==> flow/design.v <==
`timescale 1ns/1ns
module mux2x1( a, b, out, sel );
    input a, b, sel;
    output out;
    assign out = sel ? a : b;
endmodule
module mux2( sel, a, b, out );
    parameter bitwidth = 32 ;
    input  sel; 
    input  [bitwidth-1:0] a, b;
    output [bitwidth-1:0] out;
    assign out = sel ? a : b;
endmodule
module mux3( sel, a, b, c, out );
    parameter bitwidth = 32 ;
    input  [1:0]  sel; 
    input  [bitwidth-1:0] a, b, c;
    output [bitwidth-1:0] out;
    assign out = sel == 0 ? a : sel == 1 ? b : c;
endmodule
module add32(a, b, result);
    input  [31:0] a, b;
    output [31:0] result;
    assign result = a + b;
endmodule
module sign_extend( immed_in, ext_immed_out );
	input  [15:0] immed_in;
	output [31:0] ext_immed_out;
	assign ext_immed_out = { { 16{immed_in[15]} }, immed_in };
endmodule
module reg32(clk, rst, d_in, d_out );
    input  clk, rst;
    input  [31:0] d_in;
    output reg [31:0] d_out;
    always @(posedge clk) begin
        if (rst)
            d_out <= 32'b0;
      else 
            d_out <= d_in;
    end
endmodule
module ALU_Slice( a, b, cin, cout, inv, ctl, out );
    input a, b, cin, inv;
    input [2:0] ctl;
    output cout, out;
    wire and_out, or_out, fa_out;
    wire bx, e1, e2, e3;
    parameter ALU_add = 3'b010;
    parameter ALU_sub = 3'b110;
    parameter ALU_and = 3'b000;
    parameter ALU_or = 3'b001;
    parameter ALU_slt = 3'b111;
    and (and_out, a, b);
    or (or_out, a, b);
    xor (bx, b, inv);
    xor (e1, a, bx);
    and (e2, a, bx);
    and (e3, e1, cin);
    or (cout, e2, e3);
    xor (fa_out, e1, cin);
    assign out = ctl[1] ? fa_out : (ctl[0] ? or_out : and_out);
endmodule
`timescale 1ns/1ns
module Shifter( a, b, result );
    input [31:0] a, b;
    output [31:0] result;     
    wire[31:0] w[0:5];
    assign w[0] = a;
    genvar i, j;
    for( i = 0 ; i < 5 ; i = i + 1 ) begin
        for( j = 2**i-1 ; j >= 0 ; j = j - 1 )  
            mux2x1 mux( .a(1'b0), .b(w[i][j]), .out(w[i+1][j]), .sel(b[i]) );
        for( j = 2**i ; j < 32 ; j = j + 1 )
            mux2x1 mux( .a(w[i][j-2**i]), .b(w[i][j]), .out(w[i+1][j]), .sel(b[i]) );
    end
    assign result = w[5] ;  
endmodule
module ALU( ctl, a, b, result, zero );
    input [2:0]   ctl ;
    input [31:0]  a, b ;
    output [31:0] result ;
    output zero ;
    wire [31:0] c, ALUOut, ShifterOut;
    wire inv;
    parameter ALU_sll = 3'b011;
    parameter ALU_add = 3'b010;
    parameter ALU_sub = 3'b110;
    parameter ALU_and = 3'b000;
    parameter ALU_or = 3'b001;
    parameter ALU_slt = 3'b111;
    assign inv = (ctl == ALU_sub || ctl == ALU_slt);
    genvar i;
    ALU_Slice slice( .a(a[0]), .b(b[0]), .cin(inv), .cout(c[0]), .ctl(ctl), .out(ALUOut[0]), .inv(inv) );
    for(i = 1 ; i<32 ; i=i+1)
        ALU_Slice slice( .a(a[i]), .b(b[i]), .cin(c[i-1]), .cout(c[i]), .ctl(ctl), .out(ALUOut[i]), .inv(inv) );
    Shifter shifter( .a(a), .b(b), .result(ShifterOut) );
    assign result = ( ctl == ALU_sll ? ShifterOut :
                      ctl == ALU_slt ? {31'b0, ALUOut[31]} : ALUOut); 
    assign zero = (result == 32'b0);
endmodule
module alu_ctl(ALUOp, Funct, ALUOperation, DIVU, ALUSEL);
    input  [1:0] ALUOp;
    input  [5:0] Funct;
    output reg DIVU;
    output reg [1:0] ALUSEL;
    output reg [2:0] ALUOperation;
    parameter F_sll = 6'd0;
    parameter F_mfhi = 6'd10;
    parameter F_mflo = 6'd12;
    parameter F_divu = 6'd27;
    parameter F_add = 6'd32;
    parameter F_sub = 6'd34;
    parameter F_and = 6'd36;
    parameter F_or = 6'd37;
    parameter F_slt = 6'd42;
    parameter ALU_sll = 3'b011;
    parameter ALU_add = 3'b010;
    parameter ALU_sub = 3'b110;
    parameter ALU_and = 3'b000;
    parameter ALU_or = 3'b001;
    parameter ALU_slt = 3'b111;
    always @(*) begin
        ALUSEL = 2;
        DIVU = 1'b0;
        ALUOperation = ALU_and;
        case (ALUOp)
        2'b00 : ALUOperation = ALU_add;
        2'b01 : ALUOperation = ALU_sub;
        2'b11 : ALUOperation = ALU_or ;
        2'b10 : case (Funct)
                F_sll : ALUOperation = ALU_sll;
                F_add : ALUOperation = ALU_add;
                F_sub : ALUOperation = ALU_sub;
                F_and : ALUOperation = ALU_and;
                F_or : ALUOperation = ALU_or;
                F_slt : ALUOperation = ALU_slt;
                F_divu: DIVU = 1;
                F_mfhi: ALUSEL = 0;
                F_mflo: ALUSEL = 1;
                default : ALUOperation = ALU_and;
                endcase
        default ALUOperation = ALU_and;
        endcase
    end
endmodule
module control( opcode, RegDst, ALUSrc, MemtoReg, RegWrite, 
                MemRead, MemWrite, Branch, Jump, ALUOp, bne);
    input  [5:0] opcode;
    output reg RegDst, ALUSrc, MemtoReg, RegWrite, MemRead, MemWrite, Branch, Jump, bne;
    output reg [1:0] ALUOp;
    parameter R_FORMAT = 6'd0;
    parameter LW = 6'd35;
    parameter SW = 6'd43;
    parameter BEQ = 6'd4;
    parameter BNE = 6'd5;    
    parameter ORI = 6'd13;
	parameter J = 6'd2;
	parameter NOP = 6'd63;
    always @(*) begin
        case ( opcode )
            R_FORMAT : 
            begin
                RegDst = 1'b1; ALUSrc = 1'b0; MemtoReg = 1'b0; RegWrite = 1'b1; MemRead = 1'b0; 
                MemWrite = 1'b0; Branch = 1'b0; Jump = 1'b0; ALUOp = 2'b10; bne = 1'd0 ;
            end
            LW :
            begin
                RegDst = 1'b0; ALUSrc = 1'b1; MemtoReg = 1'b1; RegWrite = 1'b1; MemRead = 1'b1; 
                MemWrite = 1'b0; Branch = 1'b0; Jump = 1'b0; ALUOp = 2'b00; bne = 1'd0 ;
            end
            SW :
            begin
                RegDst = 1'b0; ALUSrc = 1'b1; MemtoReg = 1'b0; RegWrite = 1'b0; MemRead = 1'b0; 
                MemWrite = 1'b1; Branch = 1'b0; Jump = 1'b0; ALUOp = 2'b00; bne = 1'd0;
            end
            ORI :
            begin
                RegDst = 1'b0; ALUSrc = 1'b1; MemtoReg = 1'b0; RegWrite = 1'b1; MemRead = 1'b0; 
                MemWrite = 1'b0; Branch = 1'b0; Jump = 1'b0; ALUOp = 2'b11; bne = 1'd0;
            end
            BEQ :
            begin
                RegDst = 1'b0; ALUSrc = 1'b0; MemtoReg = 1'b0; RegWrite = 1'b0; MemRead = 1'b0; 
                MemWrite = 1'b0; Branch = 1'b1; Jump = 1'b0; ALUOp = 2'b01; bne = 1'd0;
            end
            BNE :
            begin
                RegDst = 1'b0; ALUSrc = 1'b0; MemtoReg = 1'b0; RegWrite = 1'b0; MemRead = 1'b0; 
                MemWrite = 1'b0; Branch = 1'b1; Jump = 1'b0; ALUOp = 2'b01; bne = 1'd1 ;
            end
            J :
            begin
                RegDst = 1'b0; ALUSrc = 1'b0; MemtoReg = 1'b0; RegWrite = 1'b0; MemRead = 1'b0; 
                MemWrite = 1'b0; Branch = 1'b0; Jump = 1'b1; ALUOp = 2'b01; bne = 1'd0 ;
            end
            NOP :
            begin
                RegDst=1'b0; ALUSrc=1'b0; MemtoReg=1'b0; RegWrite=1'b0; MemRead=1'b0; 
                MemWrite=1'b0; Branch=1'b0; Jump = 1'b0; ALUOp = 2'b00;  bne = 1'd0 ;
            end
            default
            begin
                RegDst=1'b0; ALUSrc=1'b0; MemtoReg=1'b0; RegWrite=1'b0; MemRead=1'b0; 
                MemWrite=1'b0; Branch=1'b0; Jump = 1'b0; ALUOp = 2'b00;  bne = 1'd0 ;
            end
        endcase
    end
endmodule
module Divider( clk, rst, a, b, result );
    input  clk, rst ;
    input  [31:0] a ;
    input  [31:0] b ;
    output [63:0] result ;
    reg [31:0] REM;
    reg [31:0] QUO;
    reg [31:0] div;
    reg [5:0]  counter;
    wire [32:0] part;
    wire [32:0] diff;
    assign part = {REM, QUO[31]};
    assign diff = part - {1'b0, div};
    always @( posedge clk ) begin
        if ( rst ) begin
            REM <= 32'd0;
            QUO <= a;
            div <= b;
            counter <= 6'd32;
        end
        else if ( counter != 6'd0 ) begin
            if ( part >= {1'b0, div} ) begin
                REM <= diff[31:0];
                QUO <= {QUO[30:0], 1'b1};
            end
            else begin
                REM <= part[31:0];
                QUO <= {QUO[30:0], 1'b0};
            end
            counter <= counter - 6'd1;
        end
    end
    assign result = {REM, QUO};
endmodule
module HiLo( clk, DivAns, HiOut, LoOut );
    input clk ;
    input [63:0] DivAns ;
    output [31:0] HiOut, LoOut ;
    reg [63:0] REM;
    always@( posedge clk )
        REM <= DivAns;
    assign HiOut = REM[63:32];
    assign LoOut = REM[31:0];
endmodule
module Hazard( clk, rst, stay, instr, instr_out );
    input clk, rst;
    input [31:0] instr;
    output [31:0] instr_out;
    output stay;
    reg [5:0] counter;
    reg [5:0] bubbles;
    wire [5:0] opcode;
    wire [5:0] funct;
    wire issue;
    assign opcode = instr[31:26];
    assign funct = instr[5:0];
    parameter instr_NOP = 32'hFC000000;
    always @(*) begin
        if (opcode == 6'd2 || opcode == 6'd4 || opcode == 6'd5)       
            bubbles = 6'd3;
        else if (opcode == 6'd0 && funct == 6'd27)                   
            bubbles = 6'd34;
        else if (opcode == 6'd0 || opcode == 6'd35 || opcode == 6'd13)  
            bubbles = 6'd3;
        else
            bubbles = 6'd0;
    end
    assign issue = (counter == 6'd0);
    assign instr_out = issue ? instr : instr_NOP;
    assign stay = ~issue;
    always @(posedge clk) begin
        if (rst)
            counter <= 6'd0;
        else if (issue)
            counter <= bubbles;
        else
            counter <= counter - 6'd1;
    end
endmodule
module reg_file(clk, RegWrite, RN1, RN2, WN, WD, RD1, RD2);
    input  clk, RegWrite;
    input  [4:0] RN1, RN2, WN;
    input  [31:0] WD;
    output [31:0] RD1, RD2; 
    wire[4:0] RN1, RN2;
    reg [31:0] RD1, RD2;
    reg [31:0] file_array[31:1];
    always @(*) begin
      RD1 = (RN1 == 5'd0) ? 32'd0 : file_array[RN1];
    end
    always @(*) begin
      RD2 = (RN2 == 5'd0) ? 32'd0 : file_array[RN2];
    end
    always @(posedge clk)
        if(RegWrite && WN != 0)
            file_array[WN] <= WD;
endmodule 
module reg_IF_ID( clk, rst, pc_incr, instr, pc_incr_out, instr_out );  
	input   clk, rst ;
	input  [31:0] pc_incr, instr;
    output reg [31:0] pc_incr_out, instr_out;
	always @(posedge clk)begin
		if (rst) begin
			pc_incr_out <= 32'd0;
			instr_out <= 32'd0;
		end
		else begin
			pc_incr_out <= pc_incr;
			instr_out <= instr;
		end
	end
endmodule
module reg_ID_EX( opcode, clk, rst, RegDst, ALUSrc, ALUOp, MemRead, MemWrite, Branch, MemtoReg, RegWrite, bne,
                  rfile_rd1, rfile_rd2, ext_immed, rt, rd, pc_incr,
                   opcode_out, RegDst_out, ALUSrc_out, ALUOp_out, MemRead_out, MemWrite_out, Branch_out, MemtoReg_out,RegWrite_out, bne_out,
                  rfile_rd1_out , rfile_rd2_out, ext_immed_out, rt_out, rd_out, pc_incr_out );
  input clk, rst, RegDst, ALUSrc, MemRead, MemWrite, Branch, MemtoReg, RegWrite, bne;
  input [1:0]  ALUOp;
  input [4:0]  rt, rd ;
  input [31:0] ext_immed, rfile_rd1, rfile_rd2, pc_incr ;  
  input[5:0] opcode;
  output reg [5:0] opcode_out;
  output reg RegDst_out, ALUSrc_out, MemRead_out, MemWrite_out, Branch_out, MemtoReg_out, RegWrite_out, bne_out;  
  output reg [1:0]  ALUOp_out;
  output reg [4:0] rt_out, rd_out ;
  output reg [31:0] ext_immed_out, rfile_rd1_out, rfile_rd2_out, pc_incr_out ;
    always @(posedge clk) begin
		if (rst) begin
			pc_incr_out <= 32'd0;
      opcode_out <= 6'd0;
            RegDst_out <= RegDst;
            ALUSrc_out <= 0;
            ALUOp_out <= 2'd0;
            MemWrite_out <=0;
            Branch_out <= 0;
            MemRead_out <= 0;
            MemtoReg_out <= 0;
            RegWrite_out <= 0;
            ext_immed_out <= 32;
            rt_out <= 5'd0;
            rd_out <= 5'd0;
            rfile_rd1_out <= 32'd0;
            rfile_rd2_out <= 32'd0;
            bne_out <= 1'd0;
		end
        else begin
  opcode_out <= opcode;
            RegDst_out <= RegDst;
            ALUSrc_out <= ALUSrc;
            ALUOp_out <= ALUOp;
            MemRead_out <= MemRead;
            MemWrite_out <= MemWrite;
            Branch_out <= Branch;
            MemtoReg_out <= MemtoReg;
            RegWrite_out <= RegWrite;
            ext_immed_out <= ext_immed;
            rt_out <= rt;
            rd_out <= rd;
            rfile_rd1_out <= rfile_rd1;
            rfile_rd2_out <= rfile_rd2;
            pc_incr_out <= pc_incr;  
            bne_out <= bne;
        end
	end
endmodule
module reg_EX_MEM( opcode, funct, clk,reset, 
                   RW, MtoR, MR, MW, Branch, bne,  
                   ext_immed, zero, aluANS, rd2, WN,b_tgt,   
                   opcode_out, funct_out, RW_out, MtoR_out, MR_out, MW_out, Branch_out, bne_out,  
                   ext_immed_out, zero_out, aluANS_out, rd2_out, WN_out, b_tgt_out );  
	input  clk,reset, bne;
	input RW, MtoR, MR, MW, Branch ;
  input[31:0] ext_immed, aluANS, rd2, b_tgt ;
  input[4:0] WN;
  input[5:0] funct, opcode ;
	input zero;
  output reg [5:0] funct_out, opcode_out ;
	output  RW_out, MtoR_out, MR_out, MW_out, Branch_out, bne_out;
    output[31:0] ext_immed_out, aluANS_out, rd2_out, b_tgt_out ;
    output[4:0] WN_out;
	output zero_out;
	reg  RW_out, MtoR_out, MR_out, MW_out, Branch_out;
	reg[31:0] ext_immed_out, aluANS_out, rd2_out, b_tgt_out;
  reg[4:0] WN_out;
  reg zero_out, bne_out ;  
    always @( posedge clk ) begin  
        opcode_out <= 5'd0;
        if(reset) begin
      funct_out <= 5'd0;
			ext_immed_out <=32'd0;
			zero_out <=1'd0;
			aluANS_out <=32'd0;
			rd2_out <=32'd0;
			WN_out <=5'd0;
			RW_out <=1'd0;
			MtoR_out <=1'd0;
			MR_out <=1'd0;
			MW_out <=1'd0;
            Branch_out <= 32'd0;
            bne_out <= 1'd0;
            b_tgt_out <= 1'd0;
		end
		else begin
      opcode_out <= opcode;
      funct_out <= funct;
			ext_immed_out<= ext_immed;
			zero_out<=zero;
			aluANS_out<=aluANS;
			rd2_out<=rd2;
			WN_out<=WN;
			RW_out<=RW;
			MtoR_out<=MtoR;
			MR_out<=MR;
			MW_out<=MW;
			Branch_out<=Branch;
            bne_out <= bne;
            b_tgt_out <= b_tgt;
		end
	end
endmodule
module reg_MEM_WB( opcode, funct, clk, rst, regWrite, memtoReg, dataMemrd, ALU_result, WN,
                   opcode_out, funct_out, regWrite_out, memtoReg_out, dataMemrd_out, ALU_result_out, WN_out) ;
    input clk, rst, regWrite, memtoReg ;
    input [4:0] WN;
    input [31:0] dataMemrd, ALU_result; 
  input[5:0] funct, opcode;
    output regWrite_out, memtoReg_out ;
    output [4:0] WN_out ;
    output [31:0] dataMemrd_out, ALU_result_out ;
  output reg [5:0] funct_out, opcode_out;
    reg  regWrite_out, memtoReg_out ;
    reg [4:0] WN_out ;
    reg [31:0] dataMemrd_out, ALU_result_out ;
    always@(posedge clk )begin
        if ( rst ) begin
          opcode_out <= 5'd0;
          funct_out <= 5'd0;
            regWrite_out <= 0;
            memtoReg_out <= 0; 
            dataMemrd_out <= 32'd0;
            ALU_result_out <= 32'd0;
            WN_out <= 5'd0;
        end 
        else begin
          opcode_out <= opcode;
            funct_out <= funct;
            regWrite_out <= regWrite;
            memtoReg_out <= memtoReg;
            dataMemrd_out <= dataMemrd;
            ALU_result_out <= ALU_result;
            WN_out <= WN;
        end
    end  
endmodule
    module mips_pipeline(clk, rst, imem_addr, imem_rdata, dmem_addr, dmem_wdata, dmem_we, dmem_rdata);
    input clk, rst;
    output [31:0] imem_addr;
    input  [31:0] imem_rdata;
    output [31:0] dmem_addr, dmem_wdata;
    output dmem_we;
    input  [31:0] dmem_rdata;
    wire [31:0] pc, pc_incr, ID_pc_incr, pc_next, dmem_rdata_w, jump_addr, branch_addr, wd;
    wire [31:0] instr, ID_instr, IF_instr;
    wire [31:0] alu_b, b_tgt, EX_b_tgt;
    wire RegWrite, Branch, PCSrc, RegDst, MemtoReg, MemRead, MemWrite, ALUSrc, Zero, Jump, bne, ID_RegWrite;
    wire [1:0] ALUOp;
    wire [2:0] Operation;
    reg32 PC( .clk(clk), .rst(rst), .d_in(pc_next), .d_out(pc) );
    wire stay;
    wire[31:0] pc_add;
    assign imem_addr = pc;
    assign IF_instr = imem_rdata;
    Hazard hazard( .clk(clk), .rst(rst), .stay(stay), .instr(IF_instr), .instr_out(instr) );
    add32 PCADD( .a(pc), .b(32'd4), .result(pc_incr) );  
    mux2 #(32) STMUX( .sel(stay), .a(pc), .b(pc_incr), .out(pc_add) );
    mux2 #(32) PCMUX( .sel(PCSrc), .a(b_tgt), .b(pc_add), .out(branch_addr) );
    mux2 #(32) JMUX( .sel(Jump), .a(jump_addr), .b(branch_addr), .out(pc_next) );
      reg_IF_ID REG_IF_ID( .clk(clk), .rst(rst), .pc_incr(pc_incr), .instr(instr), .pc_incr_out(ID_pc_incr),   .instr_out(ID_instr));
    wire [1:0] EX_ALUOp;
    wire [5:0] opcode;
    wire [4:0] rs, rt, rd, wn;
    wire [15:0] immed;
    wire [25:0] jumpoffset;
    wire [31:0] ext_immed, EX_pc_incr, EX_instr;
    wire [31:0] rd1, rd2;
    wire ID_MemWrite, EX_RegDst, EX_ALUSrc, EX_MemRead, EX_MemWrite, EX_Branch, EX_MemtoReg, EX_RegWrite;
    assign opcode = ID_instr[31:26];
    assign rs = ID_instr[25:21];
    assign rt = ID_instr[20:16];
    assign rd = ID_instr[15:11];
    assign immed = ID_instr[15:0];
    assign jumpoffset = ID_instr[25:0];
    assign jump_addr = { ID_pc_incr[31:28], jumpoffset, 2'b00 };
    sign_extend SignExtend( .immed_in(immed), .ext_immed_out(ext_immed) );
	reg_file RegFile( .clk(clk), .RegWrite(RegWrite), .RN1(rs), .RN2(rt), .WN(wn), 
					  .WD(wd), .RD1(rd1), .RD2(rd2) );
    control CTL(.opcode(opcode), .RegDst(RegDst), .ALUSrc(ALUSrc), .MemtoReg(MemtoReg), 
                .RegWrite(ID_RegWrite), .MemRead(MemRead), .MemWrite(ID_MemWrite), .Branch(Branch), 
              .Jump(Jump), .ALUOp(ALUOp), .bne(bne));
      wire [5:0] EX_opcode;
    wire EX_bne;
    wire [4:0]  EX_wn, EX_rd, EX_rt;
    wire [31:0] EX_ext_immed, EX_rd1, EX_rd2;
      reg_ID_EX REG_ID_EX(.opcode(opcode), .clk(clk), .rst(rst), .RegDst(RegDst), .ALUSrc(ALUSrc), .ALUOp(ALUOp), .MemRead(MemRead), .MemWrite(ID_MemWrite), .Branch(Branch), .MemtoReg(MemtoReg), .RegWrite(ID_RegWrite), .bne(bne), .rfile_rd1(rd1), .rfile_rd2(rd2), .ext_immed(ext_immed), .rt(rt), .rd(rd), .pc_incr(ID_pc_incr),
                         .opcode_out(EX_opcode),.RegDst_out(EX_RegDst), .ALUSrc_out(EX_ALUSrc), .ALUOp_out(EX_ALUOp), 
                         .MemRead_out(EX_MemRead), .MemWrite_out(EX_MemWrite), .Branch_out(EX_Branch),     
                         .MemtoReg_out(EX_MemtoReg),.RegWrite_out(EX_RegWrite), 
                        .bne_out(EX_bne) , .rfile_rd1_out(EX_rd1), .rfile_rd2_out(EX_rd2),   .ext_immed_out(EX_ext_immed), 
                         .rt_out(EX_rt), .rd_out(EX_rd), .pc_incr_out(EX_pc_incr) );
    wire MEM_zero, MEM_bne, DIVU ;
    wire [1:0] ALUSEL;
    wire [5:0] MEM_funct, funct, MEM_opcode;
    wire [4:0] MEM_shamt, shamt, MEM_wn;
    wire [31:0] MEM_ext_immed, MEM_pc_incr, MEM_instr;  
    wire [31:0] MEM_rd1, MEM_rd2, MEM_aluANS, MEM_result ;  
    wire MEM_RegDst, MEM_ALUSrc, MEM_MemRead, MEM_MemWrite, MEM_Branch, MEM_MemtoReg;
    wire [63:0] div_out ;
    wire [31:0] hi, lo, alu_out;
    wire [31:0] result, b_offset; 
    assign funct = EX_ext_immed[5:0]; 
    assign shamt = EX_ext_immed[10:6];
    assign b_offset = EX_ext_immed << 2;  
      add32 BRADD( .a(EX_pc_incr), .b(b_offset), .result(EX_b_tgt) ); 
    mux2 #(32) ALUMUX( .sel(EX_ALUSrc), .a(EX_ext_immed), .b(EX_rd2), .out(alu_b) );  
    alu_ctl ALUCTL( .ALUOp(EX_ALUOp), .Funct(funct), .ALUOperation(Operation), .DIVU(DIVU), .ALUSEL(ALUSEL) );  
    Divider divider( .clk(clk), .rst(DIVU), .a(EX_rd1), .b(EX_rd2), .result(div_out) );
    HiLo HILO( .clk(clk), .DivAns(div_out), .HiOut(hi), .LoOut(lo) );
      ALU alu( .ctl(Operation), .a(EX_rd1), .b(alu_b), .result(alu_out), .zero(Zero)); 
      mux3 ALURMUX( .sel(ALUSEL), .a(hi), .b(lo), .c(alu_out), .out(result) );     
      mux2 #(5)  RFMUX( .sel(EX_RegDst), .a(EX_rd), .b(EX_rt), .out(EX_wn) );  
      reg_EX_MEM REG_EX_MEM( .opcode(EX_opcode), .funct(funct),  .clk (clk) , .reset(rst), .RW(EX_RegWrite), .MtoR(EX_MemtoReg), .MR(EX_MemRead), .MW(EX_MemWrite),.Branch(EX_Branch), .bne(EX_bne), .ext_immed(EX_ext_immed), .zero(Zero), .rd2(EX_rd2), .WN(EX_wn), .aluANS(result), .b_tgt(EX_b_tgt), 
                            .opcode_out(MEM_opcode), .funct_out(MEM_funct), .RW_out(MEM_RegWrite), .MtoR_out(MEM_MemtoReg), .MR_out(MEM_MemRead), .MW_out(MEM_MemWrite), .Branch_out(MEM_Branch), .bne_out(MEM_bne),                       .ext_immed_out(MEM_ext_immed), .zero_out(MEM_zero), .aluANS_out(MEM_result), .rd2_out(MEM_rd2), .WN_out(MEM_wn), .b_tgt_out(b_tgt) ) ;
    wire[5:0]  WB_opcode;
    wire[31:0] WB_dataMemrd, WB_result;
    wire WB_Branch, WB_MemtoReg, MEM_cmp;
    wire [4:0] MUX;
      wire [5:0] WB_funct;
    xor (MEM_cmp, MEM_bne, MEM_zero);
    and BRAND(PCSrc, MEM_cmp, MEM_Branch);
      assign dmem_addr = MEM_result;
      assign dmem_wdata = MEM_rd2;
      assign dmem_we = MEM_MemWrite;
      assign dmem_rdata_w = dmem_rdata;
      reg_MEM_WB REG_MEM_WB( .opcode(MEM_opcode), .funct(MEM_funct), .clk(clk), .rst(rst), .regWrite(MEM_RegWrite), .memtoReg(MEM_MemtoReg), .dataMemrd(dmem_rdata_w), .ALU_result(MEM_result), .WN(MEM_wn), .opcode_out(WB_opcode), .funct_out(WB_funct), .regWrite_out(RegWrite), .memtoReg_out(WB_MemtoReg), .dataMemrd_out(WB_dataMemrd), .ALU_result_out(WB_result), .WN_out(wn) ) ;
    mux2 #(32) WRMUX(  .sel(WB_MemtoReg), .a(WB_dataMemrd), .b(WB_result), .out(wd) );  
endmodule
Ticket comment

From RTL to reports: mips_pipeline
Module mips_pipeline before and after one edit of its RTL, step after step.
Lines under "orig" count in the file above, lines under "edited" in the edited file.
"delta" is "edited" less "orig", of the values as shown.
Operators carry their Yosys type and port widths (W data, S select, Z words).
Cell names lack the library's common part.
{"block": "inputs", "top_module": "mips_pipeline", "clock": "clk", "cell_library": "sky130hd", "pvt_corner": "tt_025C_1v80"}

The edit
Unified diff, file above to edited file.
This change comes from a script, not from a designer. The edited design behaves differently; no optimisation was intended.
begin of diff
@@ -446,5 +446,4 @@
             regWrite_out <= 0;
             memtoReg_out <= 0; 
-            dataMemrd_out <= 32'd0;
             ALU_result_out <= 32'd0;
             WN_out <= 5'd0;
@@ -455,9 +454,9 @@
             regWrite_out <= regWrite;
             memtoReg_out <= memtoReg;
-            dataMemrd_out <= dataMemrd;
             ALU_result_out <= ALU_result;
             WN_out <= WN;
         end
     end  
+    always @(*) dataMemrd_out = dataMemrd;
 endmodule
     module mips_pipeline(clk, rst, imem_addr, imem_rdata, dmem_addr, dmem_wdata, dmem_we, dmem_rdata);
end of diff

Word level
Yosys after proc, flatten, opt, wreduce and memory -nomap, before mapping. Print and check cells are not counted. Equal cells are merged and count once.
Yosys's memory passes give these memory sizes; they may raise the number of words (mostly to a power of two), join words into wider ones and drop unused or constant bits.
{"block": "bits", "element": "ramBits", "orig": 992, "edited": 992, "delta": 0}
{"block": "bits", "element": "input_bits", "orig": 66, "edited": 66, "delta": 0}
{"block": "bits", "element": "mem_count", "orig": 1, "edited": 1, "delta": 0}
{"block": "bits", "element": "ff_bits", "orig": 513, "edited": 481, "delta": -32}
{"block": "bits", "element": "clocked_rd_ports_x_width", "orig": 64, "edited": 64, "delta": 0}
{"block": "bits", "element": "out_inout_bits", "orig": 97, "edited": 97, "delta": 0}
{"block": "memory_table", "element": "memory_list", "orig": "RegFile.file_array 31 x 32 bit 2R1W", "edited": "RegFile.file_array 31 x 32 bit 2R1W"}
{"block": "classes", "element": "bitwise", "orig": 256, "edited": 256, "delta": 0}
{"block": "classes", "element": "equal", "orig": 26, "edited": 26, "delta": 0}
{"block": "classes", "element": "compare", "orig": 1, "edited": 1, "delta": 0}
{"block": "classes", "element": "addsub", "orig": 5, "edited": 5, "delta": 0}
{"block": "classes", "element": "mux", "orig": 261, "edited": 261, "delta": 0}
{"block": "classes", "element": "reduce_logical", "orig": 30, "edited": 30, "delta": 0}
Operator kinds equal on both sides are left out: 40.

Logic depth
Depth = most cells in a row (Yosys ltp): at word level without a register or memory, in the mapped netlist without a sequential cell, where the memories' decode and read muxes count.
{"block": "logic_depth", "element": "ltp_word", "orig": 75, "edited": 75, "delta": 0}
{"block": "logic_depth", "element": "abc_area", "orig": "0", "edited": "0"}
{"block": "logic_depth", "element": "ltp_mapped", "orig": 44, "edited": 45, "delta": 1}
{"block": "logic_depth", "element": "depth_no_buf", "orig": 41, "edited": 42, "delta": 1}

After synthesis
The flow's flattened synthesis, as Yosys stat reports it; memories are mapped. The netlist is that of the ABC_AREA named above (0 if unset); the other value can give another one.
{"block": "by_type", "cell": "o21ai_0", "orig": 181, "edited": 144, "delta": -37}
{"block": "by_type", "cell": "nor2b_1", "orig": 165, "edited": 130, "delta": -35}
{"block": "by_type", "cell": "dfxtp_1", "orig": 509, "edited": 477, "delta": -32}
{"block": "by_type", "cell": "clkbuf_1", "orig": 262, "edited": 237, "delta": -25}
{"block": "by_type", "cell": "nand2_1", "orig": 344, "edited": 367, "delta": 23}
{"block": "by_type", "cell": "mux2i_1", "orig": 364, "edited": 382, "delta": 18}
{"block": "by_type", "cell": "a21oi_1", "orig": 293, "edited": 278, "delta": -15}
{"block": "by_type", "cell": "nor2_1", "orig": 490, "edited": 501, "delta": 11}
{"block": "by_type", "cell": "buf_2", "orig": 17, "edited": 28, "delta": 11}
{"block": "by_type", "cell": "inv_1", "orig": 83, "edited": 93, "delta": 10}
{"block": "by_type", "cell": "a22oi_1", "orig": 69, "edited": 78, "delta": 9}
{"block": "by_type", "cell": "a311oi_1", "orig": 5, "edited": 14, "delta": 9}
{"block": "by_type", "cell": "a221oi_1", "orig": 75, "edited": 67, "delta": -8}
{"block": "by_type", "cell": "and3_1", "orig": 27, "edited": 19, "delta": -8}
{"block": "by_type", "cell": "o211a_1", "orig": 8, "edited": 0, "delta": -8}
{"block": "by_type", "cell": "xor2_1", "orig": 54, "edited": 47, "delta": -7}
{"block": "by_type", "cell": "maj3_1", "orig": 20, "edited": 27, "delta": 7}
{"block": "by_type", "cell": "o21ai_1", "orig": 0, "edited": 7, "delta": 7}
Cell types equal on both sides are left out: 15.
The list need not be complete.
{"block": "synth_totals", "element": "flip_flops", "orig": 1565, "edited": 1533, "delta": -32}
{"block": "synth_totals", "element": "mapped_area_um2", "orig": 71506.1, "edited": 70342.5, "delta": -1163.6}
{"block": "synth_totals", "element": "buf_cells", "orig": 357, "edited": 342, "delta": -15}
{"block": "synth_totals", "element": "cell_count", "orig": 5253, "edited": 5152, "delta": -101}
The figures by module come from a second, unflattened synthesis with its own total; it is not the netlist above.
{"block": "hier_totals", "element": "cells_unflattened", "orig": 5865, "edited": 5829, "delta": -36}
{"block": "hier_totals", "element": "area_unflattened_um2", "orig": 80661.1, "edited": 79990.5, "delta": -670.6}
Each row is one instance without its submodules.
{"block": "modules_orig", "module": "reg_file", "n_inst": 1, "area_um2": 46500.8, "cells": 2601, "seq_area_um2": 29788.6}
{"block": "modules_orig", "module": "Divider", "n_inst": 1, "area_um2": 5994.5, "cells": 600, "seq_area_um2": 2682.6}
{"block": "modules_orig", "module": "reg_ID_EX", "n_inst": 1, "area_um2": 4164.0, "cells": 324, "seq_area_um2": 3083.0}
{"block": "modules_orig", "module": "reg_EX_MEM", "n_inst": 1, "area_um2": 4093.9, "cells": 320, "seq_area_um2": 3042.9}
{"block": "modules_orig", "module": "add32", "n_inst": 2, "area_um2": 1861.8, "cells": 271, "seq_area_um2": 0.0}
{"block": "modules_orig", "module": "mux2 (bitwidth=32)", "n_inst": 5, "area_um2": 544.3, "cells": 36, "seq_area_um2": 0.0}
{"block": "modules_orig", "module": "mux2x1", "n_inst": 160, "area_um2": 15.0, "cells": 1, "seq_area_um2": 0.0}
{"block": "modules_orig", "module": "reg_MEM_WB", "n_inst": 1, "area_um2": 2275.9, "cells": 175, "seq_area_um2": 1661.6}
{"block": "modules_orig", "module": "ALU_Slice", "n_inst": 32, "area_um2": 62.6, "cells": 9, "seq_area_um2": 0.0}
{"block": "modules_orig", "module": "reg_IF_ID", "n_inst": 1, "area_um2": 1918.1, "cells": 135, "seq_area_um2": 1281.2}
{"block": "modules_orig", "module": "HiLo", "n_inst": 1, "area_um2": 1281.2, "cells": 64, "seq_area_um2": 1281.2}
{"block": "modules_orig", "module": "reg32", "n_inst": 1, "area_um2": 863.3, "cells": 67, "seq_area_um2": 640.6}
{"block": "modules_orig", "module": "mux3", "n_inst": 1, "area_um2": 714.4, "cells": 107, "seq_area_um2": 0.0}
{"block": "modules_orig", "module": "ALU", "n_inst": 1, "area_um2": 708.2, "cells": 131, "seq_area_um2": 0.0}
orig: Modules not listed: 7.
{"block": "modules_edited", "module": "reg_file", "n_inst": 1, "area_um2": 46500.8, "cells": 2601, "seq_area_um2": 29788.6}
{"block": "modules_edited", "module": "Divider", "n_inst": 1, "area_um2": 5994.5, "cells": 600, "seq_area_um2": 2682.6}
{"block": "modules_edited", "module": "reg_ID_EX", "n_inst": 1, "area_um2": 4164.0, "cells": 324, "seq_area_um2": 3083.0}
{"block": "modules_edited", "module": "reg_EX_MEM", "n_inst": 1, "area_um2": 4093.9, "cells": 320, "seq_area_um2": 3042.9}
{"block": "modules_edited", "module": "add32", "n_inst": 2, "area_um2": 1861.8, "cells": 271, "seq_area_um2": 0.0}
{"block": "modules_edited", "module": "mux2 (bitwidth=32)", "n_inst": 5, "area_um2": 544.3, "cells": 36, "seq_area_um2": 0.0}
{"block": "modules_edited", "module": "mux2x1", "n_inst": 160, "area_um2": 15.0, "cells": 1, "seq_area_um2": 0.0}
{"block": "modules_edited", "module": "ALU_Slice", "n_inst": 32, "area_um2": 62.6, "cells": 9, "seq_area_um2": 0.0}
{"block": "modules_edited", "module": "reg_IF_ID", "n_inst": 1, "area_um2": 1918.1, "cells": 135, "seq_area_um2": 1281.2}
{"block": "modules_edited", "module": "reg_MEM_WB", "n_inst": 1, "area_um2": 1605.3, "cells": 139, "seq_area_um2": 1021.0}
{"block": "modules_edited", "module": "HiLo", "n_inst": 1, "area_um2": 1281.2, "cells": 64, "seq_area_um2": 1281.2}
{"block": "modules_edited", "module": "reg32", "n_inst": 1, "area_um2": 863.3, "cells": 67, "seq_area_um2": 640.6}
{"block": "modules_edited", "module": "mux3", "n_inst": 1, "area_um2": 714.4, "cells": 107, "seq_area_um2": 0.0}
{"block": "modules_edited", "module": "ALU", "n_inst": 1, "area_um2": 708.2, "cells": 131, "seq_area_um2": 0.0}
edited: Modules not listed: 7.

Timing after synthesis
Path of least setup slack by OpenSTA after synthesis, without wires, with an ideal clock, recovery checks aside; 20% of the period is set as input and as output delay. Where synthesis merged equal registers, the netlist keeps one of their names.
{"block": "synth_path", "element": "path_type", "orig": "register -> register", "edited": "register -> register"}
{"block": "synth_path", "element": "start", "orig": "register REG_ID_EX.ext_immed_out[0]", "edited": "register REG_ID_EX.ext_immed_out[2]"}
{"block": "synth_path", "element": "end", "orig": "register REG_EX_MEM.zero_out", "edited": "register REG_EX_MEM.zero_out"}
{"block": "synth_path", "element": "period_ns", "orig": 15.0, "edited": 15.0, "delta": 0.0}
{"block": "synth_path", "element": "t_arrival_ns", "orig": 15.593, "edited": 15.481, "delta": -0.112}
{"block": "synth_path", "element": "driving_pins", "orig": 43, "edited": 44, "delta": 1}
{"block": "synth_path", "element": "path_delay_ns", "orig": 15.654, "edited": 15.542, "delta": -0.112}
{"block": "synth_path", "element": "t_required_ns", "orig": 14.939, "edited": 14.939, "delta": 0.000}
{"block": "synth_path", "element": "path_slack_ns", "orig": -0.654, "edited": -0.542, "delta": 0.112}
{"block": "synth_path", "element": "setup_time_ns", "orig": 0.061, "edited": 0.061, "delta": 0.000}
{"block": "synth_path", "element": "period_less_setup_slack_ns", "orig": 15.654, "edited": 15.542, "delta": -0.112}
"path_delay_ns" is the arrival time less input delay plus setup time.
"driving_pins" counts driving pins, that of a launching flip-flop among them; a cell with two outputs on the path counts twice.
"period_less_setup_slack_ns" is the clock period less the worst setup slack; recovery checks do not enter. This is arithmetic on one report: input and output delays are still those of the set period (20% each).
Between the ends stands the longest chain of elaborated cells between them, by number of cells; it is not shown to be the way that was timed. Of several equally long chains one is given.
A line is the first line of the expression or statement that the cell stems from. Yosys adds cells for indexed reads and writes and turns some case tables into memories.
{"block": "synth_between_orig", "path_cell_list": "dfxtp_1 -> buf_2 -> nor4b_2 -> a31oi_1 -> clkbuf_1 -> o21ai_0 -> fa_1 -> fa_1 -> fa_1 -> fa_1 -> fa_1 -> fa_1 -> fa_1 -> fa_1 -> fa_1 -> fa_1 -> fa_1 -> fa_1 -> [7 not listed] -> fa_1 -> fa_1 -> fa_1 -> fa_1 -> fa_1 -> fa_1 -> fa_1 -> fa_1 -> fa_1 -> fa_1 -> fa_1 -> xor2_1 -> o221ai_1 -> a21boi_0 -> a2111oi_0 -> nand4_1 -> nor4_1 -> and4_1", "elab_chain_len": 74}
{"block": "synth_lines_orig", "element": "from (decl)", "line": 334, "rtl": "output reg [31:0] ext_immed_out, rfile_rd1_out, rfile_rd2_out, pc_incr_out ;"}
{"block": "synth_lines_orig", "element": "from (assign)", "line": 347, "rtl": "ext_immed_out <= 32;"}
{"block": "synth_lines_orig", "element": "from (assign)", "line": 364, "rtl": "ext_immed_out <= ext_immed;"}
{"block": "synth_lines_orig", "element": "$eq A6 B6 Y1", "line": 130, "rtl": "2'b10 : case (Funct)"}
{"block": "synth_lines_orig", "element": "$pmux W3 S5", "line": 130}
{"block": "synth_lines_orig", "element": "$pmux W3 S4", "line": 126, "rtl": "case (ALUOp)"}
{"block": "synth_lines_orig", "element": "$eq A3 B3 Y1", "line": 91, "rtl": "assign inv = (ctl == ALU_sub || ctl == ALU_slt);"}
{"block": "synth_lines_orig", "element": "$logic_or A1 B1 Y1", "line": 91}
{"block": "synth_lines_orig", "element": "$xor A1 B1 Y1", "line": 55, "rtl": "xor (bx, b, inv);"}
{"block": "synth_lines_orig", "element": "$xor A1 B1 Y1", "line": 56, "rtl": "xor (e1, a, bx);"}
{"block": "synth_lines_orig", "element": "[60 not listed]"}
{"block": "synth_lines_orig", "element": "$and A1 B1 Y1", "line": 58, "rtl": "and (e3, e1, cin);"}
{"block": "synth_lines_orig", "element": "$or A1 B1 Y1", "line": 59, "rtl": "or (cout, e2, e3);"}
{"block": "synth_lines_orig", "element": "$xor A1 B1 Y1", "line": 60, "rtl": "xor (fa_out, e1, cin);"}
{"block": "synth_lines_orig", "element": "$mux W1", "line": 61, "rtl": "assign out = ctl[1] ? fa_out : (ctl[0] ? or_out : and_out);"}
{"block": "synth_lines_orig", "element": "$mux W32", "line": 98, "rtl": "ctl == ALU_slt ? {31'b0, ALUOut[31]} : ALUOut);"}
{"block": "synth_lines_orig", "element": "$mux W32", "line": 97, "rtl": "assign result = ( ctl == ALU_sll ? ShifterOut :"}
{"block": "synth_lines_orig", "element": "$logic_not A32 Y1", "line": 99, "rtl": "assign zero = (result == 32'b0);"}
{"block": "synth_lines_orig", "element": "to (assign)", "line": 399, "rtl": "zero_out <=1'd0;"}
{"block": "synth_lines_orig", "element": "to (assign)", "line": 415, "rtl": "zero_out<=zero;"}
{"block": "synth_lines_orig", "element": "to (decl)", "line": 389, "rtl": "output zero_out;"}
{"block": "synth_between_edited", "path_cell_list": "dfxtp_1 -> nor2b_1 -> a31oi_1 -> clkbuf_1 -> o21ai_0 -> fa_1 -> fa_1 -> fa_1 -> fa_1 -> fa_1 -> fa_1 -> fa_1 -> fa_1 -> fa_1 -> fa_1 -> fa_1 -> fa_1 -> fa_1 -> [8 not listed] -> fa_1 -> fa_1 -> fa_1 -> fa_1 -> fa_1 -> fa_1 -> fa_1 -> fa_1 -> fa_1 -> xnor2_1 -> xnor2_1 -> nor3_1 -> a21oi_1 -> o21ai_0 -> nor3_1 -> nand3_1 -> nor4_1 -> and4b_1", "elab_chain_len": 74}
{"block": "synth_lines_edited", "element": "from (decl)", "line": 334, "rtl": "output reg [31:0] ext_immed_out, rfile_rd1_out, rfile_rd2_out, pc_incr_out ;"}
{"block": "synth_lines_edited", "element": "from (assign)", "line": 347, "rtl": "ext_immed_out <= 32;"}
{"block": "synth_lines_edited", "element": "from (assign)", "line": 364, "rtl": "ext_immed_out <= ext_immed;"}
{"block": "synth_lines_edited", "element": "$eq A6 B6 Y1", "line": 130, "rtl": "2'b10 : case (Funct)"}
{"block": "synth_lines_edited", "element": "$pmux W3 S5", "line": 130}
{"block": "synth_lines_edited", "element": "$pmux W3 S4", "line": 126, "rtl": "case (ALUOp)"}
{"block": "synth_lines_edited", "element": "$eq A3 B3 Y1", "line": 91, "rtl": "assign inv = (ctl == ALU_sub || ctl == ALU_slt);"}
{"block": "synth_lines_edited", "element": "$logic_or A1 B1 Y1", "line": 91}
{"block": "synth_lines_edited", "element": "$xor A1 B1 Y1", "line": 55, "rtl": "xor (bx, b, inv);"}
{"block": "synth_lines_edited", "element": "$xor A1 B1 Y1", "line": 56, "rtl": "xor (e1, a, bx);"}
{"block": "synth_lines_edited", "element": "[60 not listed]"}
{"block": "synth_lines_edited", "element": "$and A1 B1 Y1", "line": 58, "rtl": "and (e3, e1, cin);"}
{"block": "synth_lines_edited", "element": "$or A1 B1 Y1", "line": 59, "rtl": "or (cout, e2, e3);"}
{"block": "synth_lines_edited", "element": "$xor A1 B1 Y1", "line": 60, "rtl": "xor (fa_out, e1, cin);"}
{"block": "synth_lines_edited", "element": "$mux W1", "line": 61, "rtl": "assign out = ctl[1] ? fa_out : (ctl[0] ? or_out : and_out);"}
{"block": "synth_lines_edited", "element": "$mux W32", "line": 98, "rtl": "ctl == ALU_slt ? {31'b0, ALUOut[31]} : ALUOut);"}
{"block": "synth_lines_edited", "element": "$mux W32", "line": 97, "rtl": "assign result = ( ctl == ALU_sll ? ShifterOut :"}
{"block": "synth_lines_edited", "element": "$logic_not A32 Y1", "line": 99, "rtl": "assign zero = (result == 32'b0);"}
{"block": "synth_lines_edited", "element": "to (assign)", "line": 399, "rtl": "zero_out <=1'd0;"}
{"block": "synth_lines_edited", "element": "to (assign)", "line": 415, "rtl": "zero_out<=zero;"}
{"block": "synth_lines_edited", "element": "to (decl)", "line": 389, "rtl": "output zero_out;"}

Timing after layout
From the final timing report of the runs of pair A: the path of least setup slack in the routed layout; clock arrival at registers is part of the times.
{"block": "layout_path", "element": "path_type", "orig": "register -> register", "edited": "register -> register"}
{"block": "layout_path", "element": "start", "orig": "register REG_ID_EX.ext_immed_out[4]", "edited": "register REG_ID_EX.ALUOp_out"}
{"block": "layout_path", "element": "end", "orig": "register REG_EX_MEM.zero_out", "edited": "register REG_EX_MEM.zero_out"}
{"block": "layout_path", "element": "path_slack_ns", "orig": 0.44, "edited": 0.52, "delta": 0.08}
{"block": "layout_path", "element": "t_arrival_ns", "orig": 14.94, "edited": 14.82, "delta": -0.12}
{"block": "layout_path", "element": "t_required_ns", "orig": 15.37, "edited": 15.34, "delta": -0.03}
{"block": "layout_path", "element": "driving_pins", "orig": 42, "edited": 44, "delta": 2}
{"block": "layout_path", "element": "setup_time_ns", "orig": 0.05, "edited": 0.06, "delta": 0.01}
{"block": "layout_path", "element": "period_ns", "orig": 14.6, "edited": 14.6, "delta": 0.0}
Where an end lacks its bit number, it is one bit of the signal, or one of the new flip-flops if synthesis recoded a state register.
Between the ends stands the longest chain of elaborated cells between them, by number of cells; it is not shown to be the way that was timed. Of several equally long chains one is given.
{"block": "layout_between_orig", "path_cell_list": "dfxtp_1 -> nor4b_4 -> a31oi_4 -> xnor2_1 -> fa_2 -> fa_2 -> fa_2 -> fa_2 -> fa_2 -> fa_2 -> fa_2 -> fa_1 -> fa_2 -> fa_2 -> fa_2 -> fa_2 -> fa_2 -> fa_2 -> [6 not listed] -> fa_2 -> fa_2 -> fa_2 -> fa_2 -> fa_2 -> fa_2 -> fa_2 -> fa_2 -> fa_2 -> fa_2 -> buf_4 -> xor2_4 -> o31ai_1 -> a221oi_2 -> o311ai_2 -> nor3_1 -> buf_4 -> and4_1", "elab_chain_len": 74}
{"block": "layout_lines_orig", "element": "from (decl)", "line": 334, "rtl": "output reg [31:0] ext_immed_out, rfile_rd1_out, rfile_rd2_out, pc_incr_out ;"}
{"block": "layout_lines_orig", "element": "from (assign)", "line": 347, "rtl": "ext_immed_out <= 32;"}
{"block": "layout_lines_orig", "element": "from (assign)", "line": 364, "rtl": "ext_immed_out <= ext_immed;"}
{"block": "layout_lines_orig", "element": "$eq A6 B6 Y1", "line": 130, "rtl": "2'b10 : case (Funct)"}
{"block": "layout_lines_orig", "element": "$pmux W3 S5", "line": 130}
{"block": "layout_lines_orig", "element": "$pmux W3 S4", "line": 126, "rtl": "case (ALUOp)"}
{"block": "layout_lines_orig", "element": "$eq A3 B3 Y1", "line": 91, "rtl": "assign inv = (ctl == ALU_sub || ctl == ALU_slt);"}
{"block": "layout_lines_orig", "element": "$logic_or A1 B1 Y1", "line": 91}
{"block": "layout_lines_orig", "element": "$xor A1 B1 Y1", "line": 55, "rtl": "xor (bx, b, inv);"}
{"block": "layout_lines_orig", "element": "$xor A1 B1 Y1", "line": 56, "rtl": "xor (e1, a, bx);"}
{"block": "layout_lines_orig", "element": "[60 not listed]"}
{"block": "layout_lines_orig", "element": "$and A1 B1 Y1", "line": 58, "rtl": "and (e3, e1, cin);"}
{"block": "layout_lines_orig", "element": "$or A1 B1 Y1", "line": 59, "rtl": "or (cout, e2, e3);"}
{"block": "layout_lines_orig", "element": "$xor A1 B1 Y1", "line": 60, "rtl": "xor (fa_out, e1, cin);"}
{"block": "layout_lines_orig", "element": "$mux W1", "line": 61, "rtl": "assign out = ctl[1] ? fa_out : (ctl[0] ? or_out : and_out);"}
{"block": "layout_lines_orig", "element": "$mux W32", "line": 98, "rtl": "ctl == ALU_slt ? {31'b0, ALUOut[31]} : ALUOut);"}
{"block": "layout_lines_orig", "element": "$mux W32", "line": 97, "rtl": "assign result = ( ctl == ALU_sll ? ShifterOut :"}
{"block": "layout_lines_orig", "element": "$logic_not A32 Y1", "line": 99, "rtl": "assign zero = (result == 32'b0);"}
{"block": "layout_lines_orig", "element": "to (assign)", "line": 399, "rtl": "zero_out <=1'd0;"}
{"block": "layout_lines_orig", "element": "to (assign)", "line": 415, "rtl": "zero_out<=zero;"}
{"block": "layout_lines_orig", "element": "to (decl)", "line": 389, "rtl": "output zero_out;"}
{"block": "layout_between_edited", "path_cell_list": "dfxtp_1 -> nor3b_2 -> buf_4 -> a31oi_4 -> o21ai_1 -> fa_2 -> fa_1 -> fa_2 -> fa_2 -> fa_2 -> fa_2 -> fa_2 -> fa_2 -> fa_1 -> fa_2 -> fa_2 -> fa_1 -> fa_2 -> [8 not listed] -> fa_2 -> fa_2 -> fa_2 -> fa_2 -> fa_2 -> fa_2 -> fa_2 -> fa_1 -> fa_2 -> xnor2_2 -> xnor2_1 -> nor3_1 -> a21oi_1 -> o21ai_1 -> nor3_2 -> nand3_2 -> nor4_2 -> and4b_1"}
{"block": "layout_lines_edited", "element": "from (decl)", "line": 332, "rtl": "output reg [1:0]  ALUOp_out;"}
{"block": "layout_lines_edited", "element": "from (assign)", "line": 341, "rtl": "ALUOp_out <= 2'd0;"}
{"block": "layout_lines_edited", "element": "from (assign)", "line": 358, "rtl": "ALUOp_out <= ALUOp;"}
{"block": "layout_lines_edited", "element": "to (assign)", "line": 399, "rtl": "zero_out <=1'd0;"}
{"block": "layout_lines_edited", "element": "to (assign)", "line": 415, "rtl": "zero_out<=zero;"}
{"block": "layout_lines_edited", "element": "to (decl)", "line": 389, "rtl": "output zero_out;"}
edited: No chain of elaborated cells between the ends is given.

Layout results
Both versions went through the flow (Yosys, OpenROAD) with the same settings in each pair. Constraints: input delay and output delay 20% of the set period each, output load 0.01 pF.
{"block": "settings_pair_A", "CORE_UTILIZATION": 40, "PLACE_DENSITY": 0.6, "period_ns": 14.6, "CAP_MARGIN": 20, "CORE_MARGIN": 2, "SLEW_MARGIN": 20}
{"block": "measured_pair_A", "element": "period_reached_ns", "orig": 14.165, "edited": 14.082, "delta": -0.083}
{"block": "measured_pair_A", "element": "hold_worst_slack_ns", "orig": 0.371, "edited": 0.362, "delta": -0.009}
{"block": "measured_pair_A", "element": "setup_worst_slack_ns", "orig": 0.435, "edited": 0.518, "delta": 0.083}
{"block": "measured_pair_A", "element": "utilization_pct", "orig": 45.9, "edited": 46.1, "delta": 0.2}
{"block": "measured_pair_A", "element": "ys_area_um2", "orig": 71506.1, "edited": 70342.5, "delta": -1163.6}
{"block": "measured_pair_A", "element": "tns_setup_ns", "orig": 0.000, "edited": 0.000, "delta": 0.000}
{"block": "measured_pair_A", "element": "die_area_um2", "orig": 182163.0, "edited": 179225.0, "delta": -2938.0}
{"block": "measured_pair_A", "element": "final_power_mw", "orig": 14.067, "edited": 13.403, "delta": -0.664}
{"block": "settings_pair_B", "CELL_PAD_IN_SITES_GLOBAL_PLACEMENT": 2, "CORE_MARGIN": 8, "CORE_UTILIZATION": 19, "CTS_CLUSTER_DIAMETER": 263, "GPL_ROUTABILITY_DRIVEN": 1, "GPL_TIMING_DRIVEN": 1, "HOLD_SLACK_MARGIN": 0.21, "MAX_ROUTING_LAYER": "met4", "PLACE_DENSITY_LB_ADDON": 0.06, "SETUP_SLACK_MARGIN": 2.88, "period_ns": 23.6, "CAP_MARGIN": 20, "SLEW_MARGIN": 20}
{"block": "measured_pair_B", "element": "period_reached_ns", "orig": 17.505, "edited": 16.399, "delta": -1.106}
{"block": "measured_pair_B", "element": "hold_worst_slack_ns", "orig": 0.369, "edited": 0.359, "delta": -0.010}
{"block": "measured_pair_B", "element": "setup_worst_slack_ns", "orig": 6.095, "edited": 7.201, "delta": 1.106}
{"block": "measured_pair_B", "element": "utilization_pct", "orig": 23.0, "edited": 23.0, "delta": 0.0}
{"block": "measured_pair_B", "element": "ys_area_um2", "orig": 71506.1, "edited": 70342.5, "delta": -1163.6}
{"block": "measured_pair_B", "element": "tns_setup_ns", "orig": 0.000, "edited": 0.000, "delta": 0.000}
{"block": "measured_pair_B", "element": "die_area_um2", "orig": 396232.0, "edited": 389950.0, "delta": -6282.0}
{"block": "measured_pair_B", "element": "final_power_mw", "orig": 9.538, "edited": 9.152, "delta": -0.386}
"period_reached_ns": clock period set for the run, less the worst setup slack. It is reckoned from that one timing run; input and output delays stay at 20% of the period that was set.
By "final_power_mw" is meant OpenSTA's value without simulated activity: inputs other than the clock are taken to toggle once in ten clock periods, and the tool carries that through the logic.
